==> flow/design.v <==
module sig_16_hw #(parameter K=16,DWIDTH=32,EXPONENT_WIDTH=8, BIAS=8'd127)(input [DWIDTH-1:0] x_in,input clk,start,rst,output reg valid, output [DWIDTH-1:0] y_out);
wire [EXPONENT_WIDTH-1:0] exp_wo_bias,exp_wo_bias_1st;									
wire [K-1:0] c_out;
wire [DWIDTH-1:0] rm_data,rm_pos_1,rm_neg_1;
wire [9:0] cmp_ip,c1_in2,c2_in2,c3_in2,c4_in2,c5_in2,c6_in2,c7_in2,c8_in2,c9_in2,c10_in2,c11_in2,c12_in2,c13_in2,c14_in2,c15_in2,c16_in2;			 
wire cmp_op;
reg x_gre_3,x_neg_pos,x_sp_case,x_sp_case_2nd;
reg x_neg_pos_1st,x_neg_pos_2nd;
reg x_gre_3_2nd;
reg ip_adder_ready;
wire x_gre_3_1st;
wire [$clog2(K)-1:0] pe_addr;
wire [1:0] sp_addr;
wire sp_case;
wire [DWIDTH-1:0] sp_data,rm_neg_calculate_data,rm_neg_data;
wire [EXPONENT_WIDTH+4:0] cmp_ip_1st;
wire [DWIDTH-1:0] rm_neg_05,rm_pos_05;
wire valid_sub_1st,valid_sub_2nd;
reg start_ip;
reg [DWIDTH-1:0] x;
parameter IDLE_WAIT=3'd0,START=3'd1,ADD_WAIT=3'd2,WAIT_1=3'd3,WAIT_2=3'd4,DONE=3'd5;
reg [2:0] present_state, next_state;
wire adder_rst;
assign exp_wo_bias_1st= (x[DWIDTH-2:DWIDTH-EXPONENT_WIDTH-1] - BIAS);							 
assign exp_wo_bias= exp_wo_bias_1st[EXPONENT_WIDTH-1]?(~(exp_wo_bias_1st)+1'b1):(exp_wo_bias_1st);		
assign cmp_ip_1st= exp_wo_bias_1st[EXPONENT_WIDTH-1]?({3'b000,{1'b1,x[DWIDTH-EXPONENT_WIDTH-2:DWIDTH-EXPONENT_WIDTH-11]}>>exp_wo_bias}):(({3'b001,x[DWIDTH-EXPONENT_WIDTH-2:DWIDTH-EXPONENT_WIDTH-11]})<<exp_wo_bias);																																																												  
assign cmp_ip = cmp_ip_1st[EXPONENT_WIDTH+4:3];
assign rm_pos_1=32'b00111111100000000000000000000000;
assign rm_neg_1=32'b00000000000000000000000000000000;
assign rm_neg_05=32'b10111111000000000000000000000000;  
assign rm_pos_05=32'b00111111000000000000000000000000;  
assign y_out=(valid)?(x_sp_case)?sp_data:(x_neg_pos)?(~x_gre_3)?rm_neg_data:rm_neg_1:(~x_gre_3)?rm_data:rm_pos_1:32'h00000000;	 
assign c1_in2 = 10'b0000100101;		 
assign c2_in2 = 10'b0001001010;		 
assign c3_in2 = 10'b0001110000;		 
assign c4_in2 = 10'b0010010101;		 
assign c5_in2 = 10'b0010111011;		 
assign c6_in2 = 10'b0011100000;		 
assign c7_in2 = 10'b0100000110;		 
assign c8_in2 = 10'b0100101011;		 
assign c9_in2 = 10'b0101010001;		 
assign c10_in2 = 10'b0101110111;	 
assign c11_in2 = 10'b0110011110;	 
assign c12_in2 = 10'b0111000101;	 
assign c13_in2 = 10'b0111101101;	 
assign c14_in2 = 10'b1000010111;	 
assign c15_in2 = 10'b1001000110;	 
assign c16_in2 = 10'b1010000000;	 
single_float_adder #(.DWIDTH(DWIDTH),.EXPONENT_WIDTH(EXPONENT_WIDTH),.BIAS(BIAS)) subtractor_neg_1st(.a(rm_data[DWIDTH-1:0]),.b(rm_neg_05),.clk(clk),.rst(adder_rst),.ip_ready(ip_adder_ready),.sum(rm_neg_calculate_data),.valid(valid_sub_1st));
single_float_adder #(.DWIDTH(DWIDTH),.EXPONENT_WIDTH(EXPONENT_WIDTH),.BIAS(BIAS)) subtractor_neg_2nd(.a(rm_pos_05),.b({1'b1,rm_neg_calculate_data[DWIDTH-2:0]}),.clk(clk),.rst(adder_rst),.ip_ready(valid_sub_1st),.sum(rm_neg_data),.valid(valid_sub_2nd));
special_cases #(.DWIDTH(DWIDTH),.EXPONENT_WIDTH(EXPONENT_WIDTH),.K_CLUSTER(K)) sp (.sp_case_in(x),.exp_wo_bias_1st(exp_wo_bias_1st),.exp_wo_bias(exp_wo_bias),.sp_case_clk(clk),.sp_case(sp_case),.sp_case_addr(sp_addr),.x_gre_3(x_gre_3_1st));
comparator #(.CWIDTH(10)) c1 (.c_in1(cmp_ip),.c_in2(c1_in2),.c_clk(clk),.c_rst(rst),.c_out(c_out[0]));
comparator #(.CWIDTH(10)) c2 (.c_in1(cmp_ip),.c_in2(c2_in2),.c_clk(clk),.c_rst(rst),.c_out(c_out[1]));		 
comparator #(.CWIDTH(10)) c3 (.c_in1(cmp_ip),.c_in2(c3_in2),.c_clk(clk),.c_rst(rst),.c_out(c_out[2]));
comparator #(.CWIDTH(10)) c4 (.c_in1(cmp_ip),.c_in2(c4_in2),.c_clk(clk),.c_rst(rst),.c_out(c_out[3]));
comparator #(.CWIDTH(10)) c5 (.c_in1(cmp_ip),.c_in2(c5_in2),.c_clk(clk),.c_rst(rst),.c_out(c_out[4]));
comparator #(.CWIDTH(10)) c6 (.c_in1(cmp_ip),.c_in2(c6_in2),.c_clk(clk),.c_rst(rst),.c_out(c_out[5]));
comparator #(.CWIDTH(10)) c7 (.c_in1(cmp_ip),.c_in2(c7_in2),.c_clk(clk),.c_rst(rst),.c_out(c_out[6]));
comparator #(.CWIDTH(10)) c8 (.c_in1(cmp_ip),.c_in2(c8_in2),.c_clk(clk),.c_rst(rst),.c_out(c_out[7]));
comparator #(.CWIDTH(10)) c9 (.c_in1(cmp_ip),.c_in2(c9_in2),.c_clk(clk),.c_rst(rst),.c_out(c_out[8]));
comparator #(.CWIDTH(10)) c10 (.c_in1(cmp_ip),.c_in2(c10_in2),.c_clk(clk),.c_rst(rst),.c_out(c_out[9]));
comparator #(.CWIDTH(10)) c11 (.c_in1(cmp_ip),.c_in2(c11_in2),.c_clk(clk),.c_rst(rst),.c_out(c_out[10]));
comparator #(.CWIDTH(10)) c12 (.c_in1(cmp_ip),.c_in2(c12_in2),.c_clk(clk),.c_rst(rst),.c_out(c_out[11]));
comparator #(.CWIDTH(10)) c13 (.c_in1(cmp_ip),.c_in2(c13_in2),.c_clk(clk),.c_rst(rst),.c_out(c_out[12]));
comparator #(.CWIDTH(10)) c14 (.c_in1(cmp_ip),.c_in2(c14_in2),.c_clk(clk),.c_rst(rst),.c_out(c_out[13]));
comparator #(.CWIDTH(10)) c15 (.c_in1(cmp_ip),.c_in2(c15_in2),.c_clk(clk),.c_rst(rst),.c_out(c_out[14]));
comparator #(.CWIDTH(10)) c16 (.c_in1(cmp_ip),.c_in2(c16_in2),.c_clk(clk),.c_rst(rst),.c_out(c_out[15]));
priority_encoder #(.K_CLUSTER(K)) pe (.pe_in(c_out),.pe_out(pe_addr));		 
mem_rom_data #(.K_CLUSTER(K),.DWIDTH(DWIDTH)) rm (.rm_addr(pe_addr),.rm_clk(clk),.rm_rst(rst),.rm_data(rm_data));		 
mem_rom_sp_case #(.K_CLUSTER(K),.DWIDTH(DWIDTH)) mrsp (.sp_addr(sp_addr),.sp_clk(clk),.sp_case(sp_case),.sp_data(sp_data));
always@(posedge clk)
begin
if(rst)
	begin start_ip<=1'b0;  end
else
	begin  start_ip<=start;
	if(start)
		x<=x_in;
	end
end
always @(posedge clk)
begin
if(rst)
	begin x_neg_pos_1st<=1'b0; end
else
	begin  x_neg_pos_1st<=x[31]; end
end
always @(posedge clk)
begin
if(rst)
	begin  x_neg_pos_2nd<=1'b0;  x_sp_case_2nd<=1'b0; x_gre_3_2nd<=1'b0; end
else
	begin  x_neg_pos_2nd<=x_neg_pos_1st;  x_sp_case_2nd<=sp_case; x_gre_3_2nd<=x_gre_3_1st;  end
end
always @(posedge clk)
begin
if(rst)
	begin x_neg_pos<=1'b0;  x_sp_case<=1'b0; x_gre_3<=1'b0; end
else
	begin x_neg_pos<=x_neg_pos_2nd; x_sp_case<=x_sp_case_2nd; x_gre_3<=x_gre_3_2nd;end
end
always@(*)
begin
if(rst)
	ip_adder_ready=1'b0;
else
	ip_adder_ready=(present_state==START && start_ip)?(x_sp_case)?0:(x_neg_pos)?(~x_gre_3)?1:0:0:0 ;
end
always @(posedge clk)
begin
if(rst)
	present_state<=0;
else
	present_state<=next_state;
end
assign adder_rst = rst | (present_state==IDLE_WAIT);	 
always @(*)
begin
	case(present_state)
	IDLE_WAIT:begin if(start_ip) begin valid=0; next_state=WAIT_1; end
					else begin valid=0; next_state=IDLE_WAIT; end
			end
	WAIT_1:begin if(!start_ip) begin valid=0; next_state=IDLE_WAIT; end
				else begin valid=0; next_state=WAIT_2; end
		end
	WAIT_2:begin if(!start_ip) begin valid=0; next_state=IDLE_WAIT; end
				else begin valid=0; next_state=START; end
		end
	START:begin if(!start_ip) begin valid=0; next_state=IDLE_WAIT; end
				else if(x_sp_case) begin valid=1; next_state=DONE; end
				else if(x_gre_3) begin valid=1; next_state=DONE; end
				else if(!x_neg_pos) begin valid=1; next_state=DONE; end
				else begin valid=0; next_state=ADD_WAIT; end
		end
	ADD_WAIT:begin if(!start_ip) begin valid=0; next_state=IDLE_WAIT; end
			else if(valid_sub_2nd)begin valid=1; next_state=DONE; end
			else begin valid=0; next_state=ADD_WAIT; end
		end
	DONE:begin if(!start_ip) begin valid=0; next_state=IDLE_WAIT; end
			else begin valid=0; next_state=DONE; end
		end
	default:begin valid=0; next_state=IDLE_WAIT; end
	endcase
end
endmodule
module comparator #(parameter CWIDTH=6)(input [CWIDTH-1:0] c_in1,c_in2, input c_clk,c_rst, output reg c_out);
always @ (posedge c_clk)
begin
if(c_rst)
	c_out <= 0;
else if(c_in1<c_in2)						 
	c_out <= 1;
else
	c_out <= 0;
end
endmodule
module priority_encoder #(parameter K_CLUSTER=4)(input [K_CLUSTER-1:0] pe_in, output reg [$clog2(K_CLUSTER)-1:0] pe_out);
always@(*)
begin
casex(pe_in)
	16'bxxxxxxxxxxxxxxx1: pe_out=4'b0000;
	16'bxxxxxxxxxxxxxx10: pe_out=4'b0001;					 
	16'bxxxxxxxxxxxxx100: pe_out=4'b0010;
	16'bxxxxxxxxxxxx1000: pe_out=4'b0011;
	16'bxxxxxxxxxxx10000: pe_out=4'b0100;	
	16'bxxxxxxxxxx100000: pe_out=4'b0101;
	16'bxxxxxxxxx1000000: pe_out=4'b0110;
	16'bxxxxxxxx10000000: pe_out=4'b0111;
	16'bxxxxxxx100000000: pe_out=4'b1000;
	16'bxxxxxx1000000000: pe_out=4'b1001;
	16'bxxxxx10000000000: pe_out=4'b1010;
	16'bxxxx100000000000: pe_out=4'b1011;
	16'bxxx1000000000000: pe_out=4'b1100;
	16'bxx10000000000000: pe_out=4'b1101;
	16'bx100000000000000: pe_out=4'b1110;
	16'b1000000000000000: pe_out=4'b1111;
	default: pe_out=4'b1111;
endcase
end
endmodule
module mem_rom_data #(parameter K_CLUSTER=4,DWIDTH=32)(input [$clog2(K_CLUSTER)-1:0] rm_addr, input rm_clk, rm_rst, output reg [DWIDTH-1:0] rm_data);
	always @(posedge rm_clk)
	begin
	if(rm_rst)
		rm_data <= 0;
	else
		case(rm_addr)
			4'b0000: rm_data<=32'b00111111000010010101010010101110;	 
			4'b0001: rm_data<=32'b00111111000110111001100100011001;	 
			4'b0010: rm_data<=32'b00111111001011001100000001001101;	 
			4'b0011: rm_data<=32'b00111111001111000011111000101001;	 
			4'b0100: rm_data<=32'b00111111010010011100000101100000;	 
			4'b0101: rm_data<=32'b00111111010101010011000101000100;	 
			4'b0110: rm_data<=32'b00111111010111101010000111110000;	 
			4'b0111: rm_data<=32'b00111111011001100100001111001001;	 
			4'b1000: rm_data<=32'b00111111011011000101010010111110;  
			4'b1001: rm_data<=32'b00111111011100010001011000000000;  
			4'b1010: rm_data<=32'b00111111011101001100010101111000;  
			4'b1011: rm_data<=32'b00111111011101111001101100001010;  
			4'b1100: rm_data<=32'b00111111011110011100011110101001;  
			4'b1101: rm_data<=32'b00111111011110110111010100110001;  
			4'b1110: rm_data<=32'b00111111011111001100011010001000;  
			4'b1111: rm_data<=32'b00111111011111011101011101101100;  
		endcase
	end
endmodule
module special_cases #(parameter DWIDTH=32,EXPONENT_WIDTH=8,K_CLUSTER=4)(input [DWIDTH-1:0] sp_case_in,input [EXPONENT_WIDTH-1:0] exp_wo_bias,exp_wo_bias_1st,input sp_case_clk, output reg [1:0] sp_case_addr, output reg sp_case,x_gre_3);
always@(posedge sp_case_clk)
begin
if(sp_case_in[DWIDTH-2:DWIDTH-EXPONENT_WIDTH-1]==0 && sp_case_in[DWIDTH-EXPONENT_WIDTH-2:0]==0)
	begin
	x_gre_3<=0;
	sp_case<=1; 							 
	sp_case_addr<=2'b00;
	end
else if(sp_case_in[DWIDTH-2:DWIDTH-EXPONENT_WIDTH-1]==255 && sp_case_in[DWIDTH-EXPONENT_WIDTH-2:0]==0 && sp_case_in[DWIDTH-1]==0)
	begin
	x_gre_3<=0;
	sp_case<=1;							 
	sp_case_addr<=2'b01;
	end
else if(sp_case_in[DWIDTH-2:DWIDTH-EXPONENT_WIDTH-1]==255 && sp_case_in[DWIDTH-EXPONENT_WIDTH-2:0]==0 && sp_case_in[DWIDTH-1]==1)
	begin
	x_gre_3<=0;
	sp_case<=1;							 
	sp_case_addr<=2'b10;
	end
else if(sp_case_in[DWIDTH-2:DWIDTH-EXPONENT_WIDTH-1]==0 && sp_case_in[DWIDTH-EXPONENT_WIDTH-2:0]!=0)	
	begin
	x_gre_3<=0;
	sp_case<=1;							 
	sp_case_addr<=2'b00;
	end
else if(sp_case_in[DWIDTH-2:DWIDTH-EXPONENT_WIDTH-1]==255 && sp_case_in[DWIDTH-EXPONENT_WIDTH-2:0]!=0)
	begin
	x_gre_3<=0;
	sp_case<=1;							 
	sp_case_addr<=2'b11;
	end	
else if(exp_wo_bias_1st[EXPONENT_WIDTH-1]==1)
	begin
	x_gre_3<=0;
	sp_case<=0;
	sp_case_addr<=2'b00;
	end
else if(exp_wo_bias==2 && sp_case_in[DWIDTH-EXPONENT_WIDTH-2:0]>=2097152  || exp_wo_bias>=3)	 
	begin																	 
	x_gre_3<=1;
	sp_case<=0;
	sp_case_addr<=2'b00;
	end
else 
	begin
	x_gre_3<=0;
	sp_case<=0;
	sp_case_addr<=2'b00;
	end
end
endmodule
module mem_rom_sp_case #(parameter K_CLUSTER=4,DWIDTH=32)(input [1:0] sp_addr, input sp_clk, sp_case, output reg [DWIDTH-1:0] sp_data);
	always @(posedge sp_clk)
	begin
	if(!sp_case)
		sp_data <= 0;						 
	else
		case(sp_addr)
			2'b00: sp_data<=32'b00111111000000000000000000000000;				 
			2'b01: sp_data<=32'b00111111100000000000000000000000;				 
			2'b10: sp_data<=32'b00000000000000000000000000000000;				 
			2'b11: sp_data<=32'h7fc00000;				 
		endcase
	end
endmodule
module single_float_adder #(parameter DWIDTH=32,EXPONENT_WIDTH=8,BIAS=8'd127)(input [DWIDTH-1:0]a,b,input ip_ready,rst,clk,output reg valid, output [DWIDTH-1:0]sum);
reg a_sign,b_sign;
reg [EXPONENT_WIDTH-1:0] a_exp,b_exp;
reg [DWIDTH-EXPONENT_WIDTH-1:0] a_mantissa,b_mantissa;	 
reg [EXPONENT_WIDTH:0] sub_exp;
reg [EXPONENT_WIDTH-1:0] abs_diff;
reg [DWIDTH-EXPONENT_WIDTH:0] sum_mantissa_add_sub;					
reg [DWIDTH-EXPONENT_WIDTH-1:0] a_mantissa_shift,b_mantissa_shift;	 
reg final_sign,next_sign;															
reg [EXPONENT_WIDTH-1:0] final_exp,next_exp;
reg [DWIDTH-EXPONENT_WIDTH:0] final_mantissa,next_mantissa;
reg valid_sig;
reg [1:0] PS,NS;
parameter IDLE=2'b00;
parameter ADD=2'b01;
parameter NORMALIZE=2'b10;
wire sub_borrow,sum_carry;
assign sum= {final_sign,final_exp,final_mantissa[22:0]};
assign sub_borrow = sum_mantissa_add_sub[24] & (a_sign ^ b_sign);	 
assign sum_carry = final_mantissa[24] & !(a_sign^b_sign);
always@(posedge clk)
begin
	if(PS==IDLE)
		begin
		a_sign<=a[DWIDTH-1];
		b_sign<=b[DWIDTH-1];
		a_exp<=a[DWIDTH-2:DWIDTH-EXPONENT_WIDTH-1];			 
		b_exp<=b[DWIDTH-2:DWIDTH-EXPONENT_WIDTH-1];
		a_mantissa<={1'b1,a[DWIDTH-EXPONENT_WIDTH-2:0]};
		b_mantissa<={1'b1,b[DWIDTH-EXPONENT_WIDTH-2:0]};
		end
end
always@(posedge clk)
begin
	if(rst)
		begin
			final_exp<=0;
			final_sign<=0;
			final_mantissa<=0;
			valid<=0;
			PS<= 0;
		end
	else
		begin
			PS<=NS;
			final_exp<= next_exp;
			final_sign <= next_sign;
			final_mantissa<= next_mantissa;
			valid <= valid_sig;
		end
end
always @(*)
begin
sub_exp=0;
abs_diff=0;
a_mantissa_shift=0;
b_mantissa_shift=0;
next_exp=0;
sum_mantissa_add_sub=0;
next_mantissa=0;
next_sign=0;
valid_sig=0;
NS=IDLE;
case(PS)
IDLE:begin
		valid_sig=0;
		NS=(ip_ready)?ADD:IDLE;
	end
ADD:begin
		sub_exp =  a_exp-b_exp;				 
		abs_diff = sub_exp[EXPONENT_WIDTH]?~(sub_exp[EXPONENT_WIDTH-1:0])+1'b1:sub_exp[EXPONENT_WIDTH-1:0];	 
		a_mantissa_shift = sub_exp[EXPONENT_WIDTH]?a_mantissa >> abs_diff: a_mantissa;		 
		b_mantissa_shift = sub_exp[EXPONENT_WIDTH]?b_mantissa : b_mantissa >> abs_diff;
		next_exp = sub_exp[EXPONENT_WIDTH] ? b_exp:a_exp;			 
		sum_mantissa_add_sub=!(a_sign^b_sign)?a_mantissa_shift+b_mantissa_shift:(a_sign)?b_mantissa_shift-a_mantissa_shift:(b_sign)?a_mantissa_shift-b_mantissa_shift:0;  
		next_mantissa=(sub_borrow) ? ~(sum_mantissa_add_sub)+1'b1 : sum_mantissa_add_sub;	 
		next_sign = ((a_sign & b_sign) || sub_borrow);	 
		valid_sig=0;
		NS=NORMALIZE;
	end
NORMALIZE:begin
			next_exp= final_mantissa[23]? final_exp:(sum_carry)? final_exp+1'b1:final_exp-1'b1;
			next_mantissa=final_mantissa[23]?final_mantissa:(sum_carry)?final_mantissa>>1:final_mantissa<<1;
			valid_sig=final_mantissa[23]?1:0;
			NS = final_mantissa[23]?IDLE:NORMALIZE;
		end
default:begin
		valid_sig=0;
		NS=IDLE;
	end
endcase
end
endmodule
# Tool chain data of sig_16_hw
# Tool output for the design above before and after an edit, in the order of the flow.
# "before" refers to lines of the RTL above, "after" to lines of the edited file.
# "delta": "after" minus "before" as printed here. "rel_change_pct": 100 x difference / "before".
# Cell names lack the library's common part.
# Not given: -
[inputs] top_module="sig_16_hw" clk_port="clk" cell_library="sky130hd" corner="tt_025C_1v80"

# The edit
# The edit as a unified diff against the file above.
# This change comes from a script, not from a designer; no optimisation was intended.
# begin of diff
@@ -343,5 +343,5 @@
 		sub_exp =  a_exp-b_exp;				 
 		abs_diff = sub_exp[EXPONENT_WIDTH]?~(sub_exp[EXPONENT_WIDTH-1:0])+1'b1:sub_exp[EXPONENT_WIDTH-1:0];	 
-		a_mantissa_shift = sub_exp[EXPONENT_WIDTH]?a_mantissa >> abs_diff: a_mantissa;		 
+		a_mantissa_shift = sub_exp[EXPONENT_WIDTH]?a_mantissa << abs_diff: a_mantissa;		 
 		b_mantissa_shift = sub_exp[EXPONENT_WIDTH]?b_mantissa : b_mantissa >> abs_diff;
 		next_exp = sub_exp[EXPONENT_WIDTH] ? b_exp:a_exp;			 
# end of diff

# Word-level counts
# Counts by Yosys on the flattened word-level netlist (proc, flatten, opt, wreduce; memories kept). Register bits leave out memories and registers merged into their read ports (data or address). Print and check cells are left out. Cells with the same type and inputs are merged into one.
# Yosys's memory passes give these memory sizes; they may raise the number of words (mostly to a power of two), join words into wider ones and drop unused or constant bits.
[bits] element="reg_bits" before=261 after=261 delta=0 rel_change_pct=0.00
[bits] element="rom_bits" before=368 after=368 delta=0 rel_change_pct=0.00
[bits] element="clocked_rd_ports_x_width" before=23 after=23 delta=0 rel_change_pct=0.00
[bits] element="mem_count" before=1 after=1 delta=0 rel_change_pct=0.00
[bits] element="out_inout_bits" before=33 after=33 delta=0 rel_change_pct=0.00
[op_classes] element="addsub" before=14 after=14 delta=0 rel_change_pct=0.00
[op_classes] element="compare" before=17 after=17 delta=0 rel_change_pct=0.00
[op_classes] element="n_eq" before=30 after=30 delta=0 rel_change_pct=0.00
[op_classes] element="n_shift" before=6 after=6 delta=0 rel_change_pct=0.00
[op_classes] element="n_mux" before=84 after=84 delta=0 rel_change_pct=0.00
[op_classes] element="bitwise" before=14 after=14 delta=0 rel_change_pct=0.00
[op_classes] element="n_reduce_logical" before=23 after=23 delta=0 rel_change_pct=0.00
[memory_table] element="mem_shapes" before="16 x 23 bit 1R0W" after="16 x 23 bit 1R0W"
[ops] operator=">> shifter 24 x 8 -> 24 bit" before=2 after=1 delta=-1 rel_change_pct=-50.00
[ops] operator=">> shifter 24 x 8 -> 24 bit (first input constant)" before=2 after=1 delta=-1 rel_change_pct=-50.00
[ops] operator="<< shifter 24 x 8 -> 24 bit" before=0 after=1 delta=1
[ops] operator="<< shifter 24 x 8 -> 24 bit (first input constant)" before=0 after=1 delta=1
# Operator kinds equal on both sides are left out: 70.

# Logic depth
# Yosys ltp: most cells in a row. Word level: on the elaborated netlist, between registers, memories and ports. Mapped: between sequential cells and ports; inverters and the memories' decode and read muxes count.
[depth] element="ltp_word" before=12 after=12 delta=0 rel_change_pct=0.00
[depth] element="abc_area" before="0" after="0"
[depth] element="depth_mapped" before=27 after=26 delta=-1 rel_change_pct=-3.70

# Netlist
# The flow's flattened synthesis, as Yosys stat reports it; memories are mapped. The netlist is that of the ABC_AREA named above (0 if unset); the other value can give another one.
[mapped] element="cell_count" before=1860 after=1605 delta=-255 rel_change_pct=-13.71
[mapped] element="synth_area_um2" before=15433.6 after=13834.5 delta=-1599.1 rel_change_pct=-10.36
[mapped] element="sequential_area_um2" before=5275.1 after=5275.1 delta=0.0 rel_change_pct=0.00
[mapped] element="flip_flops" before=220 after=220 delta=0 rel_change_pct=0.00
[mapped] element="n_buf" before=116 after=97 delta=-19 rel_change_pct=-16.38
[types] type="ha_1" before=49 after=19 delta=-30 rel_change_pct=-61.22
[types] type="a21oi_1" before=145 after=118 delta=-27 rel_change_pct=-18.62
[types] type="nor2b_1" before=48 after=23 delta=-25 rel_change_pct=-52.08
[types] type="clkbuf_1" before=91 after=68 delta=-23 rel_change_pct=-25.27
[types] type="mux2i_1" before=64 after=84 delta=20 rel_change_pct=31.25
[types] type="o21ai_0" before=135 after=117 delta=-18 rel_change_pct=-13.33
[types] type="a21o_1" before=21 after=4 delta=-17 rel_change_pct=-80.95
[types] type="nor3_1" before=55 after=39 delta=-16 rel_change_pct=-29.09
[types] type="a22oi_1" before=36 after=21 delta=-15 rel_change_pct=-41.67
[types] type="and3_1" before=24 after=9 delta=-15 rel_change_pct=-62.50
[types] type="o21ai_1" before=22 after=7 delta=-15 rel_change_pct=-68.18
[types] type="or3_1" before=22 after=7 delta=-15 rel_change_pct=-68.18
[types] type="nor2_1" before=164 after=177 delta=13 rel_change_pct=7.93
[types] type="mux2_2" before=6 after=18 delta=12 rel_change_pct=200.00
[types] type="and2_1" before=26 after=15 delta=-11 rel_change_pct=-42.31
[types] type="o21a_1" before=23 after=12 delta=-11 rel_change_pct=-47.83
[types] type="xnor2_1" before=57 after=48 delta=-9 rel_change_pct=-15.79
[types] type="a31oi_1" before=27 after=20 delta=-7 rel_change_pct=-25.93
# Cell types equal on both sides are left out: 19.
# The list need not be complete.
# By module: a second synthesis without flattening, with its own total; a netlist apart from the flattened one above.
[unflattened] element="cells_unflattened" before=4171 after=4386 delta=215 rel_change_pct=5.15
[unflattened] element="area_unflattened_um2" before=33522.2 after=34843.4 delta=1321.2 rel_change_pct=3.94
# Rows give one instance, submodules left out.
[by_module_before] mod="single_float_adder" n_inst=2 cells=1502 mod_area_um2=11942.7
[by_module_before] mod="comparator #(CWIDTH=10)" n_inst=16 cells=33 mod_area_um2=260.2
[by_module_before] mod="sig_16_hw" n_inst=1 cells=420 mod_area_um2=3603.5
[by_module_before] mod="mem_rom_data" n_inst=1 cells=132 mod_area_um2=1188.6
[by_module_before] mod="mem_rom_sp_case" n_inst=1 cells=37 mod_area_um2=307.8
[by_module_before] mod="special_cases" n_inst=1 cells=25 mod_area_um2=226.5
[by_module_before] mod="priority_encoder #(K_CLUSTER=16)" n_inst=1 cells=25 mod_area_um2=146.4
[by_module_after] mod="single_float_adder" n_inst=2 cells=1611 mod_area_um2=12609.6
[by_module_after] mod="comparator #(CWIDTH=10)" n_inst=16 cells=33 mod_area_um2=260.2
[by_module_after] mod="sig_16_hw" n_inst=1 cells=420 mod_area_um2=3603.5
[by_module_after] mod="mem_rom_data" n_inst=1 cells=129 mod_area_um2=1176.1
[by_module_after] mod="mem_rom_sp_case" n_inst=1 cells=37 mod_area_um2=307.8
[by_module_after] mod="special_cases" n_inst=1 cells=25 mod_area_um2=226.5
[by_module_after] mod="priority_encoder #(K_CLUSTER=16)" n_inst=1 cells=25 mod_area_um2=146.4

# Path before layout
# Source: OpenSTA report_checks on the synthesized netlist (no wires, ideal clock, input and output delay 20% of the period each), path of least setup slack; recovery checks are left aside. Register names are those of the netlist, which keeps one name where synthesis merged equal registers.
[synth_path] element="path_type" before="register to register" after="register to register"
[synth_path] element="startpoint" before="reg subtractor_neg_2nd.b_exp[0]" after="reg subtractor_neg_2nd.b_exp[0]"
[synth_path] element="endpoint" before="reg subtractor_neg_2nd.final_mantissa[23]" after="reg subtractor_neg_2nd.final_mantissa[23]"
[synth_path] element="period_ns" before=10.0 after=10.0 delta=0.0 rel_change_pct=0.00
[synth_path] element="setup_ns" before=0.124 after=0.130 delta=0.006
[synth_path] element="t_first_pin_ns" before=0.000 after=0.000 delta=0.000
[synth_path] element="arrival_ns" before=5.541 after=5.413 delta=-0.128 rel_change_pct=-2.31
[synth_path] element="setup_slack_ns" before=4.336 after=4.457 delta=0.121
[synth_path] element="path_delay_ns" before=5.665 after=5.543 delta=-0.122 rel_change_pct=-2.15
[synth_path] element="driving_pins" before=22 after=26 delta=4 rel_change_pct=18.18
[synth_path] element="path_buffers" before=3 after=6 delta=3 rel_change_pct=100.00
[synth_path] element="period_less_setup_slack_ns" before=5.664 after=5.543 delta=-0.121 rel_change_pct=-2.14
# "path_delay_ns" is the arrival time less input delay plus setup time.
# "driving_pins" counts driving pins, that of a launching flip-flop among them; a cell with two outputs on the path counts twice.
# "period_less_setup_slack_ns" = period - worst setup slack (recovery checks aside). The figure is calculated, with input and output delays left at 20% of the set period.
# Between the ends stands the longest chain of elaborated cells between them, by number of cells; it is not shown to be the way that was timed. Of several equally long chains one is given.
# Each line given opens the expression or statement behind the cell; cells for indexed reads and writes are added by Yosys, which also makes memories of some case tables.
[synth_between_before] path_cell_list="edfxtp_1 clkinv_1 ha_1 buf_1 buf_1 clkbuf_1 nand3b_1 o22ai_1 a22oi_1 o21ai_0 a221oi_1 ha_1 nor2b_1 o2111ai_1 a21oi_1 or2_2 a211o_1 a211oi_1 nand4_1 o41ai_1 xnor2_1 o22ai_1" elab_chain_cells=11 cells_between=14 cone_classes="add/sub (4); shift (2); mux (6); logic (2)"
[synth_rtl_before] element="from (decl)" line=276 text="reg [EXPONENT_WIDTH-1:0] a_exp,b_exp;"
[synth_rtl_before] element="from (assign)" line=301 text="b_exp<=b[DWIDTH-2:DWIDTH-EXPONENT_WIDTH-1];"
[synth_rtl_before] element="subtractor 7 x 8 -> 9 bit" line=343 text="sub_exp = a_exp-b_exp;"
[synth_rtl_before] element="inverter 8 bit" line=344 text="abs_diff = sub_exp[EXPONENT_WIDTH]?~(sub_exp[EXPONENT_WIDTH-1:0])+1'b1:sub_exp[EXPONENT_WIDTH-1:0];"
[synth_rtl_before] element="adder 8 x 1 -> 8 bit" line=344
[synth_rtl_before] element="two-way mux 8 bit" line=344
[synth_rtl_before] element=">> shifter 24 x 8 -> 24 bit" line=345 text="a_mantissa_shift = sub_exp[EXPONENT_WIDTH]?a_mantissa >> abs_diff: a_mantissa;"
[synth_rtl_before] element="two-way mux 24 bit" line=345
[synth_rtl_before] element="subtractor 24 x 24 -> 25 bit" line=348 text="sum_mantissa_add_sub=!(a_sign^b_sign)?a_mantissa_shift+b_mantissa_shift:(a_sign)?b_mantissa_shift-a_mantissa_s ..."
[synth_rtl_before] element="inverter 24 bit" line=349 text="next_mantissa=(sub_borrow) ? ~(sum_mantissa_add_sub)+1'b1 : sum_mantissa_add_sub;"
[synth_rtl_before] element="adder 24 x 1 -> 24 bit" line=349
[synth_rtl_before] element="two-way mux 24 bit" line=349
[synth_rtl_before] element="case mux 24 bit (select 2 bit)" line=337 text="case(PS)"
[synth_rtl_before] element="to (assign)" line=312 text="final_mantissa<=0;"
[synth_rtl_before] element="to (assign)" line=321 text="final_mantissa<= next_mantissa;"
[synth_rtl_before] element="to (decl)" line=284 text="reg [DWIDTH-EXPONENT_WIDTH:0] final_mantissa,next_mantissa;"
[synth_between_after] path_cell_list="edfxtp_1 buf_2 buf_2 inv_1 clkbuf_1 clkbuf_1 ha_1 buf_2 nand2_1 o32ai_2 or2_1 buf_2 mux2i_1 mux2_2 o22ai_1 a211oi_1 inv_1 ha_1 or2_2 or4_1 o31ai_1 nand2_1 nor4_4 a41oi_1 xnor2_1 o22ai_1"
[synth_rtl_after] element="from (decl)" line=276 text="reg [EXPONENT_WIDTH-1:0] a_exp,b_exp;"
[synth_rtl_after] element="from (assign)" line=301 text="b_exp<=b[DWIDTH-2:DWIDTH-EXPONENT_WIDTH-1];"
[synth_rtl_after] element="to (assign)" line=312 text="final_mantissa<=0;"
[synth_rtl_after] element="to (assign)" line=321 text="final_mantissa<= next_mantissa;"
[synth_rtl_after] element="to (decl)" line=284 text="reg [DWIDTH-EXPONENT_WIDTH:0] final_mantissa,next_mantissa;"
# after: No chain of elaborated cells between the ends is given.

# Worst path after layout
# Path of least setup slack in the final report of the runs of pair A (OpenROAD, finished layout, wires in). Where an end is a register, its clock arrival counts in the times.
[layout_path] element="path_type" before="register to register" after="register to register"
[layout_path] element="startpoint" before="reg subtractor_neg_2nd.b_exp[0]" after="reg subtractor_neg_2nd.b_exp[0]"
[layout_path] element="endpoint" before="reg subtractor_neg_2nd.final_mantissa[6]" after="reg subtractor_neg_2nd.final_mantissa[23]"
[layout_path] element="period_ns" before=10.0 after=10.0 delta=0.0 rel_change_pct=0.00
[layout_path] element="setup_ns" before=0.14 after=0.15 delta=0.01
[layout_path] element="t_first_pin_ns" before=0.53 after=0.53 delta=0.00 rel_change_pct=0.00
[layout_path] element="arrival_ns" before=8.08 after=7.55 delta=-0.53 rel_change_pct=-6.56
[layout_path] element="setup_slack_ns" before=2.32 after=2.84 delta=0.52
[layout_path] element="driving_pins" before=25 after=21 delta=-4 rel_change_pct=-16.00
[layout_path] element="path_buffers" before=1 after=1 delta=0 rel_change_pct=0.00
# Between the ends stands the longest chain of elaborated cells between them, by number of cells; it is not shown to be the way that was timed. Of several equally long chains one is given.
[layout_between_before] path_cell_list="edfxtp_1 buf_4 clkinv_1 ha_1 nor2_1 o31a_1 o21ai_2 and3_1 a22o_1 a2bb2oi_1 o21ai_0 a22o_1 ha_1 inv_1 fa_1 a21o_1 a221oi_2 nor3_1 o21ai_0 a21oi_1 a41o_1 mux2i_1 o21ai_0 xor2_1 o21ai_0" elab_chain_cells=11 cells_between=14 cone_classes="add/sub (4); shift (2); mux (6); logic (2)"
[layout_rtl_before] element="from (decl)" line=276 text="reg [EXPONENT_WIDTH-1:0] a_exp,b_exp;"
[layout_rtl_before] element="from (assign)" line=301 text="b_exp<=b[DWIDTH-2:DWIDTH-EXPONENT_WIDTH-1];"
[layout_rtl_before] element="subtractor 7 x 8 -> 9 bit" line=343 text="sub_exp = a_exp-b_exp;"
[layout_rtl_before] element="inverter 8 bit" line=344 text="abs_diff = sub_exp[EXPONENT_WIDTH]?~(sub_exp[EXPONENT_WIDTH-1:0])+1'b1:sub_exp[EXPONENT_WIDTH-1:0];"
[layout_rtl_before] element="adder 8 x 1 -> 8 bit" line=344
[layout_rtl_before] element="two-way mux 8 bit" line=344
[layout_rtl_before] element=">> shifter 24 x 8 -> 24 bit" line=345 text="a_mantissa_shift = sub_exp[EXPONENT_WIDTH]?a_mantissa >> abs_diff: a_mantissa;"
[layout_rtl_before] element="two-way mux 24 bit" line=345
[layout_rtl_before] element="subtractor 24 x 24 -> 25 bit" line=348 text="sum_mantissa_add_sub=!(a_sign^b_sign)?a_mantissa_shift+b_mantissa_shift:(a_sign)?b_mantissa_shift-a_mantissa_s ..."
[layout_rtl_before] element="inverter 24 bit" line=349 text="next_mantissa=(sub_borrow) ? ~(sum_mantissa_add_sub)+1'b1 : sum_mantissa_add_sub;"
[layout_rtl_before] element="adder 24 x 1 -> 24 bit" line=349
[layout_rtl_before] element="two-way mux 24 bit" line=349
[layout_rtl_before] element="case mux 24 bit (select 2 bit)" line=337 text="case(PS)"
[layout_rtl_before] element="to (assign)" line=312 text="final_mantissa<=0;"
[layout_rtl_before] element="to (assign)" line=321 text="final_mantissa<= next_mantissa;"
[layout_rtl_before] element="to (decl)" line=284 text="reg [DWIDTH-EXPONENT_WIDTH:0] final_mantissa,next_mantissa;"
[layout_between_after] path_cell_list="edfxtp_1 buf_4 inv_1 ha_1 inv_1 o32ai_2 or2_1 mux2i_1 mux2_2 o22ai_1 a211oi_1 inv_1 ha_1 or2_2 or4_1 o31ai_1 nand2_1 nor4_4 a41oi_1 xnor2_1 o22ai_1"
[layout_rtl_after] element="from (decl)" line=276 text="reg [EXPONENT_WIDTH-1:0] a_exp,b_exp;"
[layout_rtl_after] element="from (assign)" line=301 text="b_exp<=b[DWIDTH-2:DWIDTH-EXPONENT_WIDTH-1];"
[layout_rtl_after] element="to (assign)" line=312 text="final_mantissa<=0;"
[layout_rtl_after] element="to (assign)" line=321 text="final_mantissa<= next_mantissa;"
[layout_rtl_after] element="to (decl)" line=284 text="reg [DWIDTH-EXPONENT_WIDTH:0] final_mantissa,next_mantissa;"
# after: No chain of elaborated cells between the ends is given.

# Flow runs
# Both versions went through the flow (Yosys, OpenROAD) with the same settings in each pair. Constraints: input delay and output delay 20% of the set period each, output load 0.01 pF.
[settings_pair_A] CORE_UTILIZATION=40 PLACE_DENSITY=0.6 period_ns=10.0 CAP_MARGIN=20 CORE_MARGIN=2 SLEW_MARGIN=20
[results_pair_A] element="synth_area_um2" before=15433.6 after=13834.5 delta=-1599.1 rel_change_pct=-10.36
[results_pair_A] element="die_um2" before=40170.2 after=36090.5 delta=-4079.7 rel_change_pct=-10.16
[results_pair_A] element="cell_area_final_um2" before=17345.4 after=15706.3 delta=-1639.1 rel_change_pct=-9.45
[results_pair_A] element="fin_ws_ns" before=2.322 after=2.842 delta=0.520
[results_pair_A] element="hold_worst_slack_ns" before=0.425 after=0.418 delta=-0.007
[settings_pair_B] CORE_ASPECT_RATIO=0.56 CORE_UTILIZATION=21 CTS_CLUSTER_DIAMETER=110 GPL_ROUTABILITY_DRIVEN=0 GPL_TIMING_DRIVEN=1 MAX_ROUTING_LAYER="met5" MIN_ROUTING_LAYER="met1" PLACE_DENSITY_LB_ADDON=0.02 SETUP_SLACK_MARGIN=-0.13 TNS_END_PERCENT=95 period_ns=6.39 CAP_MARGIN=20 CORE_MARGIN=2 SLEW_MARGIN=20
[results_pair_B] element="synth_area_um2" before=15433.6 after=13834.5 delta=-1599.1 rel_change_pct=-10.36
[results_pair_B] element="die_um2" before=75769.2 after=68035.1 delta=-7734.1 rel_change_pct=-10.21
[results_pair_B] element="cell_area_final_um2" before=18704.2 after=16502.1 delta=-2202.1 rel_change_pct=-11.77
[results_pair_B] element="fin_ws_ns" before=0.270 after=0.276 delta=0.006
[results_pair_B] element="hold_worst_slack_ns" before=0.431 after=0.429 delta=-0.002
